==> flow/design.v <==
`default_nettype none
`timescale 1 ns / 1 ps
module ll_udp_skidbuffer #(
    parameter   REG_OUTPUT = 1,
    parameter   DATA_WIDTH = 64
)(
    input   wire                       i_clk,
    input   wire                       i_reset,
    input   wire                       i_valid,
    output  reg                        o_ready,    
    input   wire      [DATA_WIDTH-1:0] i_data,
	input   wire  [(DATA_WIDTH/8)-1:0] i_keep,
	input   wire                       i_last,
	input   wire                       i_user,
    output  reg                        o_valid,
	input   wire                       i_ready,
    output  reg       [DATA_WIDTH-1:0] o_data,
	output  reg   [(DATA_WIDTH/8)-1:0] o_keep,
	output  reg                        o_last,
	output  reg                        o_user
);
logic                      r_valid;
logic     [DATA_WIDTH-1:0] r_data;
logic [(DATA_WIDTH/8)-1:0] r_keep;
logic                      r_last;
logic                      r_user;
always_ff @(posedge i_clk) begin
    if (i_reset) begin
        r_valid <= 0;
    end
    else if ((i_valid && o_ready) && (o_valid && !i_ready)) begin
        r_valid <= 1;
    end
    else if (i_ready) begin
        r_valid <= 0;
    end
end
always_ff @(posedge i_clk) begin
    if (i_reset) begin
        r_data <= '0;
		r_keep <= '0;
		r_last <= 1'b0;
		r_user <= 1'b0;
	end
    else if((!REG_OUTPUT || i_valid) && o_ready) begin
        r_data <= i_data;
		r_keep <= i_keep;
		r_last <= i_last;
		r_user <= i_user;
    end
end
always_comb begin
    o_ready = !r_valid;
end
if (!REG_OUTPUT) begin : NET_OUTPUT
    always_comb begin
        o_valid = !i_reset && (i_valid || r_valid);
    end
    always_comb begin
        if (r_valid) begin
            o_data = r_data;
			o_keep = r_keep;
			o_last = r_last;
			o_user = r_user;
        end
        else if (i_valid) begin
            o_data = i_data;
			o_keep = i_keep;
			o_last = i_last;
			o_user = i_user;
        end
        else begin
            o_data = '0;
			o_keep = '0;
			o_last = 1'b0;
			o_user = 1'b0;
        end
    end
end
else begin : REG_OUT
    always @(posedge i_clk) begin
        if (i_reset) begin
            o_valid <= 0;
        end
        else if (!o_valid || i_ready) begin
            o_valid <= (i_valid || r_valid);
        end
    end
    always @(posedge i_clk) begin
        if (i_reset) begin
            o_data <= '0;
			o_keep <= '0;
			o_last <= 1'b0;
			o_user <= 1'b0;
        end
        else if (!o_valid || i_ready) begin
            if (r_valid) begin
                o_data <= r_data;
				o_keep <= r_keep;
				o_last <= r_last;
				o_user <= r_user;
            end
            else if (i_valid) begin
                o_data <= i_data;
				o_keep <= i_keep;
				o_last <= i_last;
				o_user <= i_user;
            end
            else begin
                o_data <= '0;
				o_keep <= '0;
				o_last <= 1'b0;
				o_user <= 1'b0;
            end
        end
    end
end
endmodule
`timescale 1 ns / 1 ps
module udp_ll_axis_reg_slice_64 (
  input  wire          aclk,
  input  wire          aresetn,
  input  wire          s_axis_tvalid,
  output wire          s_axis_tready,
  input  wire  [63:0]  s_axis_tdata,
  input  wire   [7:0]  s_axis_tkeep,
  input  wire          s_axis_tlast,
  input  wire          s_axis_tuser,
  output wire          m_axis_tvalid,
  input  wire          m_axis_tready,
  output wire  [63:0]  m_axis_tdata,
  output wire   [7:0]  m_axis_tkeep,
  output wire          m_axis_tlast,
  output wire          m_axis_tuser
);
ll_udp_skidbuffer #(
    .REG_OUTPUT (1),
    .DATA_WIDTH (64)
) slice_i (
    .i_clk   (aclk),
    .i_reset (!aresetn),
    .i_valid (s_axis_tvalid),
    .o_ready (s_axis_tready),
    .i_data  (s_axis_tdata),
    .i_keep  (s_axis_tkeep),
    .i_last  (s_axis_tlast),
    .i_user  (s_axis_tuser),
    .o_valid (m_axis_tvalid),
    .i_ready (m_axis_tready),
    .o_data  (m_axis_tdata),
    .o_keep  (m_axis_tkeep),
    .o_last  (m_axis_tlast),
    .o_user  (m_axis_tuser)
);
endmodule
module udp_ll_reg_slice_256 (
  input  wire          aclk,
  input  wire          aresetn,
  input  wire          s_axis_tvalid,
  output wire          s_axis_tready,
  input  wire [255:0]  s_axis_tdata,
  input  wire  [31:0]  s_axis_tkeep,
  input  wire          s_axis_tlast,
  input  wire          s_axis_tuser,
  output wire          m_axis_tvalid,
  input  wire          m_axis_tready,
  output wire [255:0]  m_axis_tdata,
  output wire  [31:0]  m_axis_tkeep,
  output wire          m_axis_tlast,
  output wire          m_axis_tuser
);
wire [79:0] used_q;
wire  [9:0] unused_keep;
wire        unused_last;
wire        unused_user;
ll_udp_skidbuffer #(
    .REG_OUTPUT (1),
    .DATA_WIDTH (80)
) slice_i (
    .i_clk   (aclk),
    .i_reset (!aresetn),
    .i_valid (s_axis_tvalid),
    .o_ready (s_axis_tready),
    .i_data  ({s_axis_tdata[80+:32], s_axis_tdata[0+:48]}),
    .i_keep  (10'd0),
    .i_last  (1'b0),
    .i_user  (1'b0),
    .o_valid (m_axis_tvalid),
    .i_ready (m_axis_tready),
    .o_data  (used_q),
    .o_keep  (unused_keep),
    .o_last  (unused_last),
    .o_user  (unused_user)
);
assign m_axis_tdata = {144'd0, used_q[48+:32], 32'd0, used_q[0+:48]};
assign m_axis_tkeep = 32'd0;
assign m_axis_tlast = 1'b0;
assign m_axis_tuser = 1'b0;
endmodule
`default_nettype none
`timescale 1 ns / 1 ps
module udp_tx (
    input  wire           ap_clk,
    input  wire           ap_rst_n,
    input  wire           s_axis_tx_data_tvalid,
    output logic          s_axis_tx_data_tready,
    input  wire   [63:0]  s_axis_tx_data_tdata,
    input  wire    [7:0]  s_axis_tx_data_tkeep,
    input  wire    [7:0]  s_axis_tx_data_tstrb,
    input  wire           s_axis_tx_data_tlast,
    input  wire           s_axis_tx_meta_tvalid,
    output wire           s_axis_tx_meta_tready,
    input  wire  [255:0]  s_axis_tx_meta_tdata,
    input  wire   [31:0]  s_axis_tx_meta_tkeep,
    input  wire   [31:0]  s_axis_tx_meta_tstrb,
    input  wire           s_axis_tx_meta_tlast,
    output logic          m_axis_iph_data_tvalid,
    input  wire           m_axis_iph_data_tready,
    output logic  [63:0]  m_axis_iph_data_tdata,
    output logic   [7:0]  m_axis_iph_data_tkeep,
    output logic          m_axis_iph_data_tlast,
    output logic          m_axis_iph_meta_tvalid,
    input  wire           m_axis_iph_meta_tready,
    output logic  [63:0]  m_axis_iph_meta_tdata,  
    output logic  [31:0]  datagrams_transmitted
);
typedef enum logic[1:0] {IDLE           = 2'b00,
                         WAIT_RDY       = 2'b01,
                         PROCESS_DATA   = 2'b10} udp_stateCoding_t;
udp_stateCoding_t state;
udp_stateCoding_t next_state;
logic             eof;
logic  [31:0]     dst_addr;
logic  [15:0]     dst_port;
logic  [31:0]     src_addr;
logic  [15:0]     src_port;
logic  [15:0]     length;
logic  [63:0]     store_header;
logic             axis_data_tvalid;
logic             axis_data_tready;
logic  [63:0]     axis_data_tdata;
logic   [7:0]     axis_data_tkeep;
logic             axis_data_tlast;
logic             axis_tx_meta_tready;
logic             axis_tx_meta_tvalid;
logic [255:0]     axis_tx_meta_tdata;
udp_ll_axis_reg_slice_64 tx_data_reg_slice (
  .aclk          (ap_clk),                  
  .aresetn       (ap_rst_n),             
  .s_axis_tvalid (s_axis_tx_data_tvalid), 
  .s_axis_tready (s_axis_tx_data_tready),
  .s_axis_tdata  (s_axis_tx_data_tdata),
  .s_axis_tkeep  (s_axis_tx_data_tkeep),
  .s_axis_tlast  (s_axis_tx_data_tlast),
  .s_axis_tuser  (1'b0),
  .m_axis_tvalid (axis_data_tvalid),
  .m_axis_tready (axis_data_tready),
  .m_axis_tdata  (axis_data_tdata),
  .m_axis_tkeep  (axis_data_tkeep),
  .m_axis_tlast  (axis_data_tlast),
  .m_axis_tuser  ()
);
udp_ll_reg_slice_256 tx_meta_reg_slice (
  .aclk          (ap_clk),                  
  .aresetn       (ap_rst_n),             
  .s_axis_tvalid (s_axis_tx_meta_tvalid), 
  .s_axis_tready (s_axis_tx_meta_tready),
  .s_axis_tdata  (s_axis_tx_meta_tdata),
  .s_axis_tkeep  (s_axis_tx_meta_tkeep),
  .s_axis_tlast  (s_axis_tx_meta_tlast),
  .s_axis_tuser  (1'b0),
  .m_axis_tvalid (axis_tx_meta_tvalid),
  .m_axis_tready (axis_tx_meta_tready),
  .m_axis_tdata  (axis_tx_meta_tdata),
  .m_axis_tkeep  (),
  .m_axis_tlast  (),
  .m_axis_tuser  ()
);
assign eof = axis_data_tlast && axis_data_tvalid && m_axis_iph_data_tready;
assign axis_tx_meta_tready = (state == IDLE) && m_axis_iph_meta_tready;
always_comb begin
    if (state == PROCESS_DATA) begin
        axis_data_tready = m_axis_iph_data_tready;
    end    
    else begin
        axis_data_tready = 1'b0;
    end
end
always_comb
begin
    next_state = state;
    case(state)
        IDLE: begin
            if (axis_tx_meta_tvalid && m_axis_iph_meta_tready) begin
                if (m_axis_iph_data_tready) begin
                    next_state = PROCESS_DATA;
                end
                else begin
                    next_state = WAIT_RDY;
                end
            end
        end
        WAIT_RDY: begin
            if ((store_header[32+:16] == 16'h0800) && m_axis_iph_data_tready) begin
                next_state = IDLE;
            end            
            else if (m_axis_iph_data_tready) begin
                next_state = PROCESS_DATA;
            end
        end
        PROCESS_DATA: begin
            if (eof) begin
                next_state = IDLE;
            end
        end        
        default : next_state  = IDLE;
    endcase
end
always_ff @(posedge ap_clk) begin
    if(!ap_rst_n) begin
        state <= IDLE;
    end
    else begin
        state <= next_state;
    end
end
assign dst_addr = axis_tx_meta_tdata[0+:32];
assign dst_port = {axis_tx_meta_tdata[32+:8], axis_tx_meta_tdata[40+:8]};
assign src_addr = axis_tx_meta_tdata[48+:32];
assign src_port = {axis_tx_meta_tdata[80+:8], axis_tx_meta_tdata[88+:8]};
assign length   = axis_tx_meta_tdata[96+:16] + 8;
assign m_axis_iph_meta_tdata  = {length, dst_addr};
assign m_axis_iph_meta_tvalid = axis_tx_meta_tvalid;
always_ff @(posedge ap_clk) begin
    if (axis_tx_meta_tvalid && (state == IDLE)) begin
        store_header <= {16'h0000, length[0+:8], length[8+:8], dst_port, src_port};
    end
end
always_comb
begin
    m_axis_iph_data_tdata = 32'd0;
    case (state)
        IDLE: begin
            m_axis_iph_data_tdata = {16'h0000, length[0+:8], length[8+:8], dst_port, src_port};            
        end
        WAIT_RDY: begin
            m_axis_iph_data_tdata = store_header;        
        end
        PROCESS_DATA: begin
            m_axis_iph_data_tdata = axis_data_tdata;
        end
        default: m_axis_iph_data_tdata = 32'd0;
    endcase
end
always_comb begin
    if (state == IDLE && next_state == IDLE) begin
        m_axis_iph_data_tvalid = 1'b0;
        m_axis_iph_data_tkeep  = '0;        
    end
    else if (state == IDLE && (next_state == WAIT_RDY || next_state == PROCESS_DATA)) begin
        m_axis_iph_data_tvalid = 1'b1;
        m_axis_iph_data_tkeep  = '1;
    end
    else if (state == WAIT_RDY) begin
        m_axis_iph_data_tvalid = 1'b1;
        m_axis_iph_data_tkeep  = '1;
    end   
    else begin
        m_axis_iph_data_tvalid = axis_data_tvalid;
        m_axis_iph_data_tkeep  = axis_data_tkeep;
    end
end
always_comb begin
    if (state != IDLE && next_state == IDLE) begin
        m_axis_iph_data_tlast = 1'b1;
    end
    else begin
        m_axis_iph_data_tlast = 1'b0;
    end
end
always_ff @(posedge ap_clk) begin
    if(!ap_rst_n) begin
        datagrams_transmitted <= 32'd0;
    end
    else if (state != IDLE && next_state == IDLE) begin
        datagrams_transmitted <= datagrams_transmitted + 1;
    end
end
endmodule
`default_nettype none
`timescale 1 ns / 1 ps
module tx_ipv4 (
    input  wire             ap_clk,
    input  wire             ap_rst_n,
    input  wire  [31:0]     local_ipv4_addr,
    input  wire   [7:0]     protocol,
    input  wire             s_axis_udp_tvalid,
    output logic            s_axis_udp_tready,
    input  wire  [63:0]     s_axis_udp_tdata,
    input  wire   [7:0]     s_axis_udp_tkeep,
    input  wire             s_axis_udp_tlast,
    input wire              udp_meta_valid,
    output logic            udp_meta_ready,
    input wire   [47:0]     udp_meta_data,
    output logic            m_axis_ip_data_tvalid,
    input  wire             m_axis_ip_data_tready,
    output logic [63:0]     m_axis_ip_data_tdata,
    output logic  [7:0]     m_axis_ip_data_tkeep,
    output logic            m_axis_ip_data_tuser,
    output logic            m_axis_ip_data_tlast
);
localparam VERSION = 4'h4;
localparam IHL = 4'h5;  
localparam TTL = 8'h40;
localparam HEADER_W0 = 0;
localparam HEADER_W1 = 1;
localparam HEADER_W2 = 2;
typedef enum logic[2:0] {IDLE            = 3'b000,
                         WAIT_RDY        = 3'b001,
                         IP_HEADER       = 3'b010,
                         PAYLOAD         = 3'b011,
                         LOAD_LAST       = 3'b100} ip_stateCoding_t;
ip_stateCoding_t state;
ip_stateCoding_t next_state;
logic            axis_data_tvalid;
logic            axis_data_tready;
logic   [63:0]   axis_data_tdata;
logic    [7:0]   axis_data_tkeep;
logic            axis_data_tlast;
logic            udp_tvalid_r;
logic    [1:0]   hdr_cnt;
logic    [1:0]   hdr_cnt_next;
logic   [15:0]   ip_length;
logic   [15:0]   ip_length_r;
logic   [31:0]   dst_ip_addr_mangled;
logic   [95:0]   shift_ip_payload;
logic   [11:0]   shift_ip_keep;
logic   [95:0]   next_shift_ip_payload;
logic   [11:0]   next_shift_ip_keep;  
logic            eof;
logic            sop;
udp_ll_axis_reg_slice_64 tx_ipv4_reg_slice (
  .aclk          (ap_clk),                  
  .aresetn       (ap_rst_n),             
  .s_axis_tvalid (axis_data_tvalid), 
  .s_axis_tready (axis_data_tready),
  .s_axis_tdata  (axis_data_tdata),
  .s_axis_tkeep  (axis_data_tkeep),
  .s_axis_tlast  (axis_data_tlast),
  .s_axis_tuser  (1'b0),
  .m_axis_tvalid (m_axis_ip_data_tvalid),
  .m_axis_tready (m_axis_ip_data_tready),
  .m_axis_tdata  (m_axis_ip_data_tdata),
  .m_axis_tkeep  (m_axis_ip_data_tkeep),
  .m_axis_tlast  (m_axis_ip_data_tlast),
  .m_axis_tuser  (m_axis_ip_data_tuser)
);
always_ff @(posedge ap_clk) begin
    if ((state == IDLE) || (next_state == IDLE)) begin
        udp_meta_ready <= 1'b1;
    end
    else begin
        udp_meta_ready <= 1'b0;
    end
end
assign eof = s_axis_udp_tlast && s_axis_udp_tvalid && axis_data_tready;
assign ip_length = udp_meta_data[32+:16] + 20;
always_ff @(posedge ap_clk) begin
    if (udp_meta_valid && (state == IDLE)) begin
        ip_length_r <= ip_length;
        dst_ip_addr_mangled <= {udp_meta_data[0+:8], udp_meta_data[8+:8], udp_meta_data[16+:8], udp_meta_data[24+:8]};
    end
end
assign sop = (hdr_cnt == HEADER_W2) && (hdr_cnt_next == 2'h3);
always_comb
begin
    next_state = state;
    case(state)
        IDLE: begin
            if (udp_meta_valid) begin
                if (axis_data_tready) begin
                    next_state = IP_HEADER;
                end
                else begin
                    next_state = WAIT_RDY;
                end
            end
        end
        WAIT_RDY: begin
            if (axis_data_tready) begin
                next_state = IP_HEADER;
            end      
        end
        IP_HEADER: begin
            if (hdr_cnt_next == 2'h3 && s_axis_udp_tvalid && axis_data_tready) begin
                if (s_axis_udp_tlast) begin
                    next_state = LOAD_LAST;
                end
                else begin
                    next_state = PAYLOAD;
                end
            end
        end
        PAYLOAD: begin
            if (eof) begin
                if (s_axis_udp_tkeep[4] == 0) begin
                    next_state = IDLE;
                end
                else begin
                    next_state = LOAD_LAST;
                end
            end
        end
        LOAD_LAST: begin
            if (axis_data_tready) begin
                next_state = IDLE;
            end                   
        end
    default : next_state  = IDLE;
  endcase         
end
always_ff @(posedge ap_clk) begin
    if(!ap_rst_n) begin
        state <= IDLE;
    end
    else begin
        state <= next_state;
    end
end
always_ff @(posedge ap_clk) begin
    case (next_state)
        IDLE: begin
            hdr_cnt <= 2'b00;
        end    
        IP_HEADER: begin
            if (axis_data_tvalid && axis_data_tready) begin
                hdr_cnt <= hdr_cnt_next;
            end
        end
        PAYLOAD: begin
            hdr_cnt <= 2'b11;
        end
        LOAD_LAST: begin
            hdr_cnt <= 2'b11;
        end        
        default: hdr_cnt <= 2'b00;
    endcase    
end
assign hdr_cnt_next = hdr_cnt + 'd1;
always_ff @(posedge ap_clk) begin
    if (sop) begin
        shift_ip_payload[64+:32] <= s_axis_udp_tdata[32+:32];
        shift_ip_keep[8+:4]      <= s_axis_udp_tkeep[4+:4];
        udp_tvalid_r     <= s_axis_udp_tvalid;
    end
    else if (s_axis_udp_tvalid && axis_data_tready) begin
        shift_ip_payload[64+:32] <= next_shift_ip_payload[64+:32];
        shift_ip_keep[8+:4]      <= next_shift_ip_keep[8+:4];
        udp_tvalid_r     <= 1'b1;
    end
end
assign next_shift_ip_payload = {s_axis_udp_tdata, shift_ip_payload[64+:32]};
assign next_shift_ip_keep    = {s_axis_udp_tkeep, shift_ip_keep[8+:4]};
always_comb begin
    axis_data_tdata   = 32'd0;
    axis_data_tkeep   = 4'h0;
    s_axis_udp_tready = 1'b0;
    axis_data_tvalid  = 1'b0;       
    case (state)
        IDLE: begin
            axis_data_tdata   = {32'h00000000, ip_length[0+:8], ip_length[8+:8], 8'h00, VERSION, IHL};
            axis_data_tkeep   = 8'hFF;
            s_axis_udp_tready = 1'b0;
            axis_data_tvalid  =  udp_meta_valid;           
        end
        WAIT_RDY: begin
            axis_data_tdata   = {32'h00000000, ip_length_r[0+:8], ip_length_r[8+:8], 8'h00, VERSION, IHL};
            axis_data_tkeep   = 8'hFF;
            s_axis_udp_tready = 1'b0;
            axis_data_tvalid  =  1'b1;              
        end
        IP_HEADER: begin
            case (hdr_cnt)
                HEADER_W1: begin
                    axis_data_tdata   = {local_ipv4_addr, 16'h0000, protocol, TTL};
                    axis_data_tkeep   = 8'hFF;
                    s_axis_udp_tready = 1'b0;
                    axis_data_tvalid  =  1'b1;
                end
                HEADER_W2: begin
                    axis_data_tdata = {s_axis_udp_tdata[0+:32], dst_ip_addr_mangled};
                    axis_data_tkeep[0+:4] = 4'hF;
                    axis_data_tkeep[4+:4] = s_axis_udp_tkeep[0+:4];
                    s_axis_udp_tready     = axis_data_tready; 
                    axis_data_tvalid      = s_axis_udp_tvalid;
                end
            endcase
        end
        PAYLOAD: begin
            axis_data_tdata   = next_shift_ip_payload[0+:64];
            axis_data_tkeep   = next_shift_ip_keep[0+:8];
            s_axis_udp_tready = axis_data_tready;
            axis_data_tvalid  = udp_tvalid_r && s_axis_udp_tvalid;  
        end
        LOAD_LAST: begin
            axis_data_tdata[0+:32]  = shift_ip_payload[64+:32];
            axis_data_tdata[32+:32] = 32'h00000000;
            axis_data_tkeep[0+:4]   = shift_ip_keep[8+:4];
            axis_data_tkeep[4+:4]   = 4'h0;
            s_axis_udp_tready       = 1'b0;  
            axis_data_tvalid        = udp_tvalid_r;  
        end        
        default: begin
            axis_data_tdata   = 32'd0;
            axis_data_tkeep   = 4'h0;
            s_axis_udp_tready = 1'b0;
            axis_data_tvalid  = 1'b0;          
        end
    endcase
end
assign axis_data_tlast = (state != IDLE) && (next_state == IDLE);
endmodule
`default_nettype none
`timescale 1 ns / 1 ps
module udp_ipv4_tx (
    input  wire             ap_clk,
    input  wire             ap_rst_n,
    input  wire  [31:0]     my_ip_addr,
    input  wire   [7:0]     ip_protocol,
    input  wire             s_axis_tx_meta_tvalid,
    output wire             s_axis_tx_meta_tready,
    input  wire [255:0]     s_axis_tx_meta_tdata,
    input  wire             s_axis_tx_data_tvalid,
    output wire             s_axis_tx_data_tready,
    input  wire  [63:0]     s_axis_tx_data_tdata,
    input  wire   [7:0]     s_axis_tx_data_tkeep,
    input  wire             s_axis_tx_data_tlast,
    output wire             m_axis_tx_data_tvalid,
    input  wire             m_axis_tx_data_tready,
    output wire   [63:0]    m_axis_tx_data_tdata,
    output wire    [7:0]    m_axis_tx_data_tkeep,
    output wire             m_axis_tx_data_tlast,
    output wire   [31:0]    datagrams_transmitted
);
wire            tx_udp2ip_data_tvalid;
wire            tx_udp2ip_data_tready;
wire [63:0]     tx_udp2ip_data_tdata;
wire  [7:0]     tx_udp2ip_data_tkeep;
wire            tx_udp2ip_data_tlast;
wire            tx_udp2ip_meta_tvalid;
wire [63:0]     tx_udp2ip_meta_tdata;
wire            tx_udp2ip_meta_tready;
udp_tx udp_tx_i (
    .ap_clk                       (ap_clk),
    .ap_rst_n                     (ap_rst_n),
    .s_axis_tx_data_tvalid        (s_axis_tx_data_tvalid),
    .s_axis_tx_data_tready        (s_axis_tx_data_tready),
    .s_axis_tx_data_tdata         (s_axis_tx_data_tdata),
    .s_axis_tx_data_tkeep         (s_axis_tx_data_tkeep),
    .s_axis_tx_data_tstrb         (8'h00),
    .s_axis_tx_data_tlast         (s_axis_tx_data_tlast),
    .s_axis_tx_meta_tvalid        (s_axis_tx_meta_tvalid),
    .s_axis_tx_meta_tready        (s_axis_tx_meta_tready),
    .s_axis_tx_meta_tdata         (s_axis_tx_meta_tdata),
    .s_axis_tx_meta_tkeep         (32'h00000000),
    .s_axis_tx_meta_tstrb         (32'h00000000),
    .s_axis_tx_meta_tlast         (1'b0),
    .m_axis_iph_data_tvalid       (tx_udp2ip_data_tvalid),
    .m_axis_iph_data_tready       (tx_udp2ip_data_tready),
    .m_axis_iph_data_tdata        (tx_udp2ip_data_tdata),
    .m_axis_iph_data_tkeep        (tx_udp2ip_data_tkeep),
    .m_axis_iph_data_tlast        (tx_udp2ip_data_tlast),
    .m_axis_iph_meta_tvalid       (tx_udp2ip_meta_tvalid),
    .m_axis_iph_meta_tready       (tx_udp2ip_meta_tready),
    .m_axis_iph_meta_tdata        (tx_udp2ip_meta_tdata),
    .datagrams_transmitted        (datagrams_transmitted)
);
tx_ipv4 tx_ipv4_i (
    .ap_clk                  (ap_clk),
    .ap_rst_n                (ap_rst_n),
    .local_ipv4_addr         (my_ip_addr),
    .protocol                (ip_protocol),
    .s_axis_udp_tvalid       (tx_udp2ip_data_tvalid),
    .s_axis_udp_tready       (tx_udp2ip_data_tready),
    .s_axis_udp_tdata        (tx_udp2ip_data_tdata),
    .s_axis_udp_tkeep        (tx_udp2ip_data_tkeep),
    .s_axis_udp_tlast        (tx_udp2ip_data_tlast),
    .udp_meta_valid          (tx_udp2ip_meta_tvalid),
    .udp_meta_ready          (tx_udp2ip_meta_tready),
    .udp_meta_data           (tx_udp2ip_meta_tdata[47:0]),
    .m_axis_ip_data_tvalid   (m_axis_tx_data_tvalid),
    .m_axis_ip_data_tready   (m_axis_tx_data_tready),
    .m_axis_ip_data_tdata    (m_axis_tx_data_tdata),
    .m_axis_ip_data_tkeep    (m_axis_tx_data_tkeep),
    .m_axis_ip_data_tuser    (),
    .m_axis_ip_data_tlast    (m_axis_tx_data_tlast)
);
endmodule
--- tool output ---
# Reports on udp_ipv4_tx

Each step is given for the RTL above and for the edited RTL.
Lines under "unedited" count in the file above, lines under "edited" in the edited file.
"difference" is "edited" less "unedited", of the values as shown; "rel. change" is that difference over "unedited", in percent.
Operators: Yosys type, input widths -> output width; for muxes data width and select width s.
Cell names lack the library's common part.
The mark n/a stands for no value.

Top: udp_ipv4_tx
Clock: ap_clk
Library: sky130hd
Library corner: tt_025C_1v80

# Edit of the RTL

The edit as a unified diff against the file above.
The edit is scripted: it alters the design's behaviour and was not made to optimise anything.

```diff
@@ -333,5 +333,5 @@
 assign m_axis_iph_meta_tvalid = axis_tx_meta_tvalid;
 always_ff @(posedge ap_clk) begin
-    if (axis_tx_meta_tvalid && (state == IDLE)) begin
+    begin
         store_header <= {16'h0000, length[0+:8], length[8+:8], dst_port, src_port};
     end
```

# Elaborated design

Source: Yosys, flattened and elaborated, memories not mapped. Widths are those after wreduce. Registers that Yosys merges into a memory's read port (data or address) are not register bits. Print and check cells do not count. Equal cells are merged and count once.

Bit counts:

| element                    | unedited | edited | difference | rel. change (%) |
| register bits              | 631      | 631    | 0          | 0.00 |
| output and inout port bits | 108      | 108    | 0          | 0.00 |
| cells after elaboration    | 173      | 172    | -1         | -0.58 |
| input port bits            | 374      | 374    | 0          | 0.00 |

Operators by class:

| element               | unedited | edited | difference | rel. change (%) |
| mux-type cells        | 64       | 64     | 0          | 0.00 |
| reduce/logical cells  | 58       | 57     | -1         | -1.72 |
| add/sub/neg operators | 4        | 4      | 0          | 0.00 |
| equal/unequal tests   | 16       | 16     | 0          | 0.00 |

Operators by type and width:

| cell                  | unedited | edited | difference | rel. change (%) |
| $logic_and 1x1->1     | 27       | 26     | -1         | -3.70 |
| $mux 1                | 19       | 19     | 0          | 0.00 |
| $logic_not 1->1       | 9        | 9      | 0          | 0.00 |
| $logic_or 1x1->1      | 8        | 8      | 0          | 0.00 |
| $mux 2                | 7        | 7      | 0          | 0.00 |
| $mux 3                | 7        | 7      | 0          | 0.00 |
| $mux 8                | 7        | 7      | 0          | 0.00 |
| $reduce_bool 2->1     | 5        | 5      | 0          | 0.00 |
| $eq 2x2->1 const B    | 4        | 4      | 0          | 0.00 |
| $eq 3x2->1 const B    | 4        | 4      | 0          | 0.00 |
| $mux 64               | 4        | 4      | 0          | 0.00 |
| $reduce_or 2->1       | 4        | 4      | 0          | 0.00 |
| $eq 2x1->1 const B    | 3        | 3      | 0          | 0.00 |
| $mux 4                | 3        | 3      | 0          | 0.00 |
| $eq 3x3->1 const B    | 2        | 2      | 0          | 0.00 |
| $logic_not 2->1       | 2        | 2      | 0          | 0.00 |
| $logic_not 3->1       | 2        | 2      | 0          | 0.00 |
| $mux 32               | 2        | 2      | 0          | 0.00 |
| $mux 80               | 2        | 2      | 0          | 0.00 |
| $pmux 1 s2            | 2        | 2      | 0          | 0.00 |
| $pmux 4 s3            | 2        | 2      | 0          | 0.00 |
| $add 16x4->16 const B | 1        | 1      | 0          | 0.00 |
| $add 16x5->16 const B | 1        | 1      | 0          | 0.00 |
| $add 2x1->2 const B   | 1        | 1      | 0          | 0.00 |
| $add 32x1->32 const B | 1        | 1      | 0          | 0.00 |
| $eq 16x12->1 const B  | 1        | 1      | 0          | 0.00 |
| $eq 3x1->1 const B    | 1        | 1      | 0          | 0.00 |
| $ne 2x1->1 const B    | 1        | 1      | 0          | 0.00 |

The list need not be complete.

# Logic depth

Longest topological path by Yosys (ltp), each cell counted once; first at word level (registers and memories cut), then after technology mapping (sequential cells cut; the memories' decode and read muxes count).

Logic depth:

| element                       | unedited | edited | difference | rel. change (%) |
| depth after elaboration       | 19       | 19     | 0          | 0.00 |
| ABC_AREA                      | 0        | 0      | n/a        | n/a |
| gate-level depth with buffers | 16       | 15     | -1         | -6.25 |
| gate-level depth less buffers | 14       | 13     | -1         | -7.14 |

# Netlist

Source: synth_stat.txt of the flow (Yosys; design flattened, memories mapped). It holds for the ABC_AREA given above (unset counts as 0); a run with the other value may have another netlist.

Synthesis totals:

| element                         | unedited  | edited    | difference | rel. change (%) |
| cells in the netlist            | 2842      | 2877      | +35        | +1.23 |
| area of sequential cells (mm^2) | 0.0139834 | 0.013503  | -0.0004804 | -3.44 |
| flip-flops                      | 631       | 631       | 0          | 0.00 |
| buffers                         | 231       | 241       | +10        | +4.33 |
| chip area (Yosys) (mm^2)        | 0.025512  | 0.0253155 | -0.0001965 | -0.77 |

Cells by type:

| cell      | unedited | edited | difference | rel. change (%) |
| nand2_1   | 585      | 655    | +70        | +11.97 |
| a21oi_1   | 380      | 329    | -51        | -13.42 |
| dfxtp_1   | 496      | 544    | +48        | +9.68 |
| edfxtp_1  | 135      | 87     | -48        | -35.56 |
| o21ai_0   | 146      | 107    | -39        | -26.71 |
| nor3b_1   | 33       | 2      | -31        | -93.94 |
| a22oi_1   | 41       | 22     | -19        | -46.34 |
| a32o_1    | 0        | 17     | +17        | n/a |
| o2bb2ai_1 | 0        | 15     | +15        | n/a |
| a32oi_1   | 1        | 15     | +14        | +1400.00 |
| xnor2_1   | 26       | 13     | -13        | -50.00 |
| a222oi_1  | 14       | 1      | -13        | -92.86 |
| a211oi_1  | 15       | 27     | +12        | +80.00 |
| buf_4     | 4        | 16     | +12        | +300.00 |
| a311oi_1  | 161      | 172    | +11        | +6.83 |
| xor2_1    | 17       | 27     | +10        | +58.82 |
| a31oi_1   | 6        | 16     | +10        | +166.67 |
| nor3_1    | 4        | 14     | +10        | +250.00 |

The list need not be complete.
The figures by module come from a second, unflattened synthesis with its own total; it is not the netlist above.

Unflattened totals:

| element                             | unedited  | edited    | difference | rel. change (%) |
| cells (unflattened synthesis)       | 3190      | 3186      | -4         | -0.13 |
| area (unflattened synthesis) (mm^2) | 0.0299675 | 0.0294457 | -0.0005218 | -1.74 |

Rows give one instance, submodules left out.

Modules, unedited:

| module                   | instances | cells | seq. area (mm^2) | area (mm^2) |
| ll_udp_skidbuffer        | 2         | 661   | 0.0030029        | 0.005947 |
| ll_udp_skidbuffer        | 1         | 819   | 0.0037236        | 0.0074697 |
| udp_tx                   | 1         | 504   | 0.002122         | 0.0046307 |
| tx_ipv4                  | 1         | 330   | 0.0026926        | 0.0043779 |
| udp_ll_reg_slice_256     | 1         | 212   | 0                | 0.001584 |
| udp_ll_axis_reg_slice_64 | 2         | 1     | 0                | 0.0000038 |
| udp_ipv4_tx              | 1         | 1     | 0                | 0.0000038 |

Modules, edited:

| module                   | instances | cells | seq. area (mm^2) | area (mm^2) |
| ll_udp_skidbuffer        | 2         | 661   | 0.0030029        | 0.005947 |
| ll_udp_skidbuffer        | 1         | 819   | 0.0037236        | 0.0074697 |
| tx_ipv4                  | 1         | 330   | 0.0026926        | 0.0043779 |
| udp_tx                   | 1         | 500   | 0.0016416        | 0.0041089 |
| udp_ll_reg_slice_256     | 1         | 212   | 0                | 0.001584 |
| udp_ll_axis_reg_slice_64 | 2         | 1     | 0                | 0.0000038 |
| udp_ipv4_tx              | 1         | 1     | 0                | 0.0000038 |

# Path before layout

Path of least setup slack by OpenSTA after synthesis, without wires, with an ideal clock, recovery checks aside; 20% of the period is set as input and as output delay. Where synthesis merged equal registers, the netlist keeps one of their names.

Timing path post-synthesis:

| element                             | unedited                      | edited                        | difference | rel. change (%) |
| path kind                           | register -> register          | register -> register          | n/a        | n/a |
| from                                | register tx_ipv4_i.hdr_cnt[0] | register udp_tx_i.state[0]    | n/a        | n/a |
| to                                  | register tx_ipv4_i.hdr_cnt[0] | register tx_ipv4_i.hdr_cnt[0] | n/a        | n/a |
| path delay (ns)                     | 3.152                         | 3.445                         | +0.293     | +9.30 |
| slack (ns)                          | 1.848                         | 1.555                         | -0.293     | n/a |
| setup time (ns)                     | 0.269                         | 0.278                         | +0.009     | n/a |
| clock period (ns)                   | 5.0                           | 5.0                           | 0.0        | 0.00 |
| arrival (ns)                        | 2.883                         | 3.167                         | +0.284     | +9.85 |
| stages on the path                  | 15                            | 15                            | 0          | 0.00 |
| required time (ns)                  | 4.731                         | 4.722                         | -0.009     | -0.19 |
| launch time at the first pin (ns)   | 0.000                         | 0.000                         | 0.000      | n/a |
| buffers on the path                 | 2                             | 6                             | +4         | +200.00 |
| period reached after synthesis (ns) | 3.152                         | 3.445                         | +0.293     | +9.30 |

"path delay" = arrival - input delay + setup time.
"stages on the path": output pins that drive a net of the path, with the launching flip-flop's if there is one; two outputs of one cell count as two.
"period reached after synthesis" = period - worst setup slack (recovery checks aside). The figure is calculated, with input and output delays left at 20% of the set period.
The rows between start and end are the longest chain of elaborated cells between them; the timing report does not say that the signal goes this way. Where chains are equally long, one stands for them.
Each line given opens the expression or statement behind the cell; cells for indexed reads and writes are added by Yosys, which also makes memories of some case tables.
A register here has more assigning lines than the two given.
unedited: The path ends at the enable pin of a flip-flop; only ways to that pin are counted.

On the way, post-synthesis, unedited:
Path through: edfxtp_1 -> inv_1 -> ha_1 -> o21ai_0 -> nor2_1 -> nand3_1 -> a32oi_1 -> ha_1 -> or3b_2 -> o21ai_1 -> o32a_4 -> a21o_1 -> buf_6 -> buf_2 -> nand3_1
Cells in the longest elaborated chain: 17
Elaborated cells on any way between the ends: 41
Those cells by class: 1 x add/sub; 7 x eq/ne; 20 x mux; 13 x reduce/logical

Ends and longest elaborated chain, post-synthesis, unedited:

| element              | line | RTL |
| from (decl)          | 431  | `logic    [1:0]   hdr_cnt;` |
| from (assign)        | 533  | `hdr_cnt <= 2'b00;` |
| from (assign)        | 537  | `hdr_cnt <= hdr_cnt_next;` |
| $eq 2x2->1           | 583  | `case (hdr_cnt)` |
| $mux 1               | 583  |  |
| $pmux 1 s2           | 569  | `case (state)` |
| $logic_and 1x1->1    | 279  | `assign eof = axis_data_tlast && axis_data_tvalid && m_axis_iph_data_tready;` |
| $mux 2               | 312  | `if (eof) begin` |
| $pmux 2 s3           | 292  | `case(state)` |
| $eq 2x1->1           | 360  | `else if (state == IDLE && (next_state == WAIT_RDY \|\| next_state == PROCESS_DATA)) begin` |
| (+2 left out)        | n/a  |  |
| $mux 1               | 360  |  |
| $mux 1               | 356  | `if (state == IDLE && next_state == IDLE) begin` |
| $logic_and 1x1->1 x2 | 466  | `assign eof = s_axis_udp_tlast && s_axis_udp_tvalid && axis_data_tready;` |
| $mux 3               | 505  | `if (eof) begin` |
| $pmux 3 s5           | 478  | `case(state)` |
| $eq 3x2->1           | 531  | `case (next_state)` |
| $ne 2x1->1           | n/a  |  |
| to (assign)          | 533  |  |
| to (assign)          | 537  |  |
| to (decl)            | 431  |  |

edited: The path ends at the enable pin of a flip-flop; only ways to that pin are counted.

On the way, post-synthesis, edited:
Path through: dfxtp_1 -> clkbuf_1 -> buf_4 -> buf_2 -> clkbuf_1 -> a21oi_1 -> or3_1 -> ha_1 -> o21ba_2 -> o21a_1 -> a32oi_4 -> a21o_1 -> buf_6 -> buf_4 -> nand4_1
Cells in the longest elaborated chain: 14
Elaborated cells on any way between the ends: 38
Those cells by class: 6 x eq/ne; 19 x mux; 13 x reduce/logical

Ends and longest elaborated chain, post-synthesis, edited:

| element              | line | RTL |
| from (decl)          | 230  | `udp_stateCoding_t state;` |
| from (assign)        | 321  | `state <= IDLE;` |
| from (assign)        | 324  | `state <= next_state;` |
| $mux 2               | 307  | `else if (m_axis_iph_data_tready) begin` |
| $mux 2               | 304  | `if ((store_header[32+:16] == 16'h0800) && m_axis_iph_data_tready) begin` |
| $pmux 2 s3           | 292  | `case(state)` |
| $eq 2x1->1           | 360  | `else if (state == IDLE && (next_state == WAIT_RDY \|\| next_state == PROCESS_DATA)) begin` |
| $logic_or 1x1->1     | 360  |  |
| $logic_and 1x1->1    | 360  |  |
| $mux 1               | 360  |  |
| $mux 1               | 356  | `if (state == IDLE && next_state == IDLE) begin` |
| $logic_and 1x1->1 x2 | 466  | `assign eof = s_axis_udp_tlast && s_axis_udp_tvalid && axis_data_tready;` |
| $mux 3               | 505  | `if (eof) begin` |
| $pmux 3 s5           | 478  | `case(state)` |
| $eq 3x2->1           | 531  | `case (next_state)` |
| $ne 2x1->1           | n/a  |  |
| to (assign)          | 533  | `hdr_cnt <= 2'b00;` |
| to (assign)          | 537  | `hdr_cnt <= hdr_cnt_next;` |
| to (decl)            | 431  | `logic    [1:0]   hdr_cnt;` |

# Worst path after layout

From the final timing report of each run of set A: the path of least setup slack in the routed layout; clock arrival at registers is part of the times.

Timing path after layout:

| element                           | unedited                                                | edited                                                 | difference | rel. change (%) |
| path kind                         | register -> register                                    | register -> register                                   | n/a        | n/a |
| from                              | register tx_ipv4_i.state[2]                             | register tx_ipv4_i.hdr_cnt[0]                          | n/a        | n/a |
| to                                | register tx_ipv4_i.tx_ipv4_reg_slice.slice_i.r_data[45] | register tx_ipv4_i.tx_ipv4_reg_slice.slice_i.o_data[4] | n/a        | n/a |
| launch time at the first pin (ns) | 0.61                                                    | 0.59                                                   | -0.02      | -3.28 |
| required time (ns)                | 5.53                                                    | 5.49                                                   | -0.04      | -0.72 |
| slack (ns)                        | 0.77                                                    | 0.87                                                   | +0.10      | n/a |
| setup time (ns)                   | 0.07                                                    | 0.09                                                   | +0.02      | n/a |
| clock period (ns)                 | 5.0                                                     | 5.0                                                    | 0.0        | 0.00 |
| buffers on the path               | 1                                                       | 1                                                      | 0          | 0.00 |
| stages on the path                | 14                                                      | 15                                                     | +1         | +7.14 |
| arrival (ns)                      | 4.75                                                    | 4.62                                                   | -0.13      | -2.74 |

The rows between start and end are the longest chain of elaborated cells between them; the timing report does not say that the signal goes this way. Where chains are equally long, one stands for them.
A register here has more assigning lines than the two given.

On the way, after layout, unedited:
Path through: dfxtp_1 -> nor2b_1 -> o21ai_0 -> nor2_1 -> nand3_1 -> a32oi_1 -> ha_1 -> or3b_2 -> o21ai_1 -> o32a_4 -> a21o_2 -> buf_4 -> a21oi_1 -> nor2_1
Cells in the longest elaborated chain: 13
Elaborated cells on any way between the ends: 27
Those cells by class: 6 x eq/ne; 12 x mux; 9 x reduce/logical

Ends and longest elaborated chain, after layout, unedited:

| element           | line | RTL |
| from (decl)       | 423  | `ip_stateCoding_t state;` |
| from (assign)     | 524  | `state <= IDLE;` |
| from (assign)     | 527  | `state <= next_state;` |
| $eq 3x2->1        | 569  | `case (state)` |
| $pmux 1 s2        | 569  |  |
| $logic_and 1x1->1 | 279  | `assign eof = axis_data_tlast && axis_data_tvalid && m_axis_iph_data_tready;` |
| $mux 2            | 312  | `if (eof) begin` |
| $pmux 2 s3        | 292  | `case(state)` |
| $eq 2x1->1        | 360  | `else if (state == IDLE && (next_state == WAIT_RDY \|\| next_state == PROCESS_DATA)) begin` |
| $logic_or 1x1->1  | 360  |  |
| $logic_and 1x1->1 | 360  |  |
| $mux 1            | 360  |  |
| $mux 1            | 356  | `if (state == IDLE && next_state == IDLE) begin` |
| $logic_and 1x1->1 | 603  | `axis_data_tvalid  = udp_tvalid_r && s_axis_udp_tvalid;` |
| $pmux 1 s5        | 569  |  |
| $logic_and 1x1->1 | 45   | `else if((!REG_OUTPUT \|\| i_valid) && o_ready) begin` |
| to (assign)       | 40   | `r_data <= '0;` |
| to (assign)       | 46   | `r_data <= i_data;` |
| to (decl)         | 23   | `logic     [DATA_WIDTH-1:0] r_data;` |

On the way, after layout, edited:
Path through: edfxtp_1 -> inv_1 -> ha_1 -> nor2_1 -> nor2_1 -> and4b_1 -> a21oi_1 -> ha_1 -> o21ba_2 -> o21a_1 -> a32oi_4 -> a21oi_4 -> buf_4 -> nand2_1 -> a311oi_1
Cells in the longest elaborated chain: 15
Elaborated cells on any way between the ends: 27
Those cells by class: 4 x eq/ne; 16 x mux; 7 x reduce/logical

Ends and longest elaborated chain, after layout, edited:

| element           | line | RTL |
| from (decl)       | 431  | `logic    [1:0]   hdr_cnt;` |
| from (assign)     | 533  | `hdr_cnt <= 2'b00;` |
| from (assign)     | 537  | `hdr_cnt <= hdr_cnt_next;` |
| $eq 2x2->1        | 583  | `case (hdr_cnt)` |
| $mux 1            | 583  |  |
| $pmux 1 s2        | 569  | `case (state)` |
| $logic_and 1x1->1 | 279  | `assign eof = axis_data_tlast && axis_data_tvalid && m_axis_iph_data_tready;` |
| $mux 2            | 312  | `if (eof) begin` |
| $pmux 2 s3        | 292  | `case(state)` |
| $eq 2x1->1        | 360  | `else if (state == IDLE && (next_state == WAIT_RDY \|\| next_state == PROCESS_DATA)) begin` |
| $logic_or 1x1->1  | 360  |  |
| $logic_and 1x1->1 | 360  |  |
| $mux 1            | 360  |  |
| $mux 1            | 356  | `if (state == IDLE && next_state == IDLE) begin` |
| $logic_and 1x1->1 | 603  | `axis_data_tvalid  = udp_tvalid_r && s_axis_udp_tvalid;` |
| $pmux 1 s5        | 569  |  |
| $mux 64           | 103  | `else if (i_valid) begin` |
| $mux 64           | 97   | `if (r_valid) begin` |
| to (assign)       | 98   | `o_data <= r_data;` |
| to (assign)       | 104  | `o_data <= i_data;` |
| to (decl)         | 17   | `output  reg       [DATA_WIDTH-1:0] o_data,` |

# Layout results

Both versions went through the flow (Yosys, OpenROAD) with the same settings in each pair. Constraints: input delay and output delay 20% of the set period each, output load 0.01 pF.

Flow settings, set A:
CORE_UTILIZATION: 40
PLACE_DENSITY: 0.6
period_ns: 5.0
CAP_MARGIN: 20
CORE_MARGIN: 2
SLEW_MARGIN: 20

Measured results, set A:

| element                                                  | unedited  | edited    | difference | rel. change (%) |
| area of the standard cells in the finished layout (mm^2) | 0.0313976 | 0.0312012 | -0.0001964 | -0.63 |
| power (W)                                                | 0.012947  | 0.013071  | +0.000124  | +0.96 |
| worst setup slack after layout (ns)                      | 0.775     | 0.866     | +0.091     | n/a |
| achieved period (ns)                                     | 4.225     | 4.134     | -0.091     | -2.15 |
| setup TNS (ns)                                           | 0.000     | 0.000     | 0.000      | n/a |
| synthesis area (mm^2)                                    | 0.025512  | 0.0253155 | -0.0001965 | -0.77 |
| post-route utilization (%)                               | 49.8      | 49.6      | -0.2       | n/a |
| overall die area (mm^2)                                  | 0.0658153 | 0.065316  | -0.0004993 | -0.76 |
| worst hold slack after layout (ns)                       | 0.432     | 0.364     | -0.068     | n/a |

Flow settings, set B:
ABC_AREA: 1
CELL_PAD_IN_SITES_GLOBAL_PLACEMENT: 3
CORE_MARGIN: 4
CORE_UTILIZATION: 32
MAX_ROUTING_LAYER: met4
MIN_ROUTING_LAYER: met1
PLACE_DENSITY: 0.93
SETUP_SLACK_MARGIN: 0.51
period_ns: 3.1
CAP_MARGIN: 20
SLEW_MARGIN: 20

Measured results, set B:

| element                                                  | unedited  | edited    | difference | rel. change (%) |
| area of the standard cells in the finished layout (mm^2) | 0.0336948 | 0.0339813 | +0.0002865 | +0.85 |
| power (W)                                                | 0.023955  | 0.021873  | -0.002082  | -8.69 |
| worst setup slack after layout (ns)                      | 0.071     | 0.117     | +0.046     | n/a |
| achieved period (ns)                                     | 3.029     | 2.983     | -0.046     | -1.52 |
| setup TNS (ns)                                           | 0.000     | 0.000     | 0.000      | n/a |
| synthesis area (mm^2)                                    | 0.0253706 | 0.0249277 | -0.0004429 | -1.75 |
| post-route utilization (%)                               | 43.2      | 43.9      | +0.7       | n/a |
| overall die area (mm^2)                                  | 0.0838508 | 0.0824293 | -0.0014215 | -1.70 |
| worst hold slack after layout (ns)                       | 0.429     | 0.296     | -0.133     | n/a |

"achieved period": clock period set for the run, less the worst setup slack. It is reckoned from that one timing run; input and output delays stay at 20% of the period that was set.
By "power" is meant OpenSTA's value without simulated activity: inputs other than the clock are taken to toggle once in ten clock periods, and the tool carries that through the logic.
--- end ---
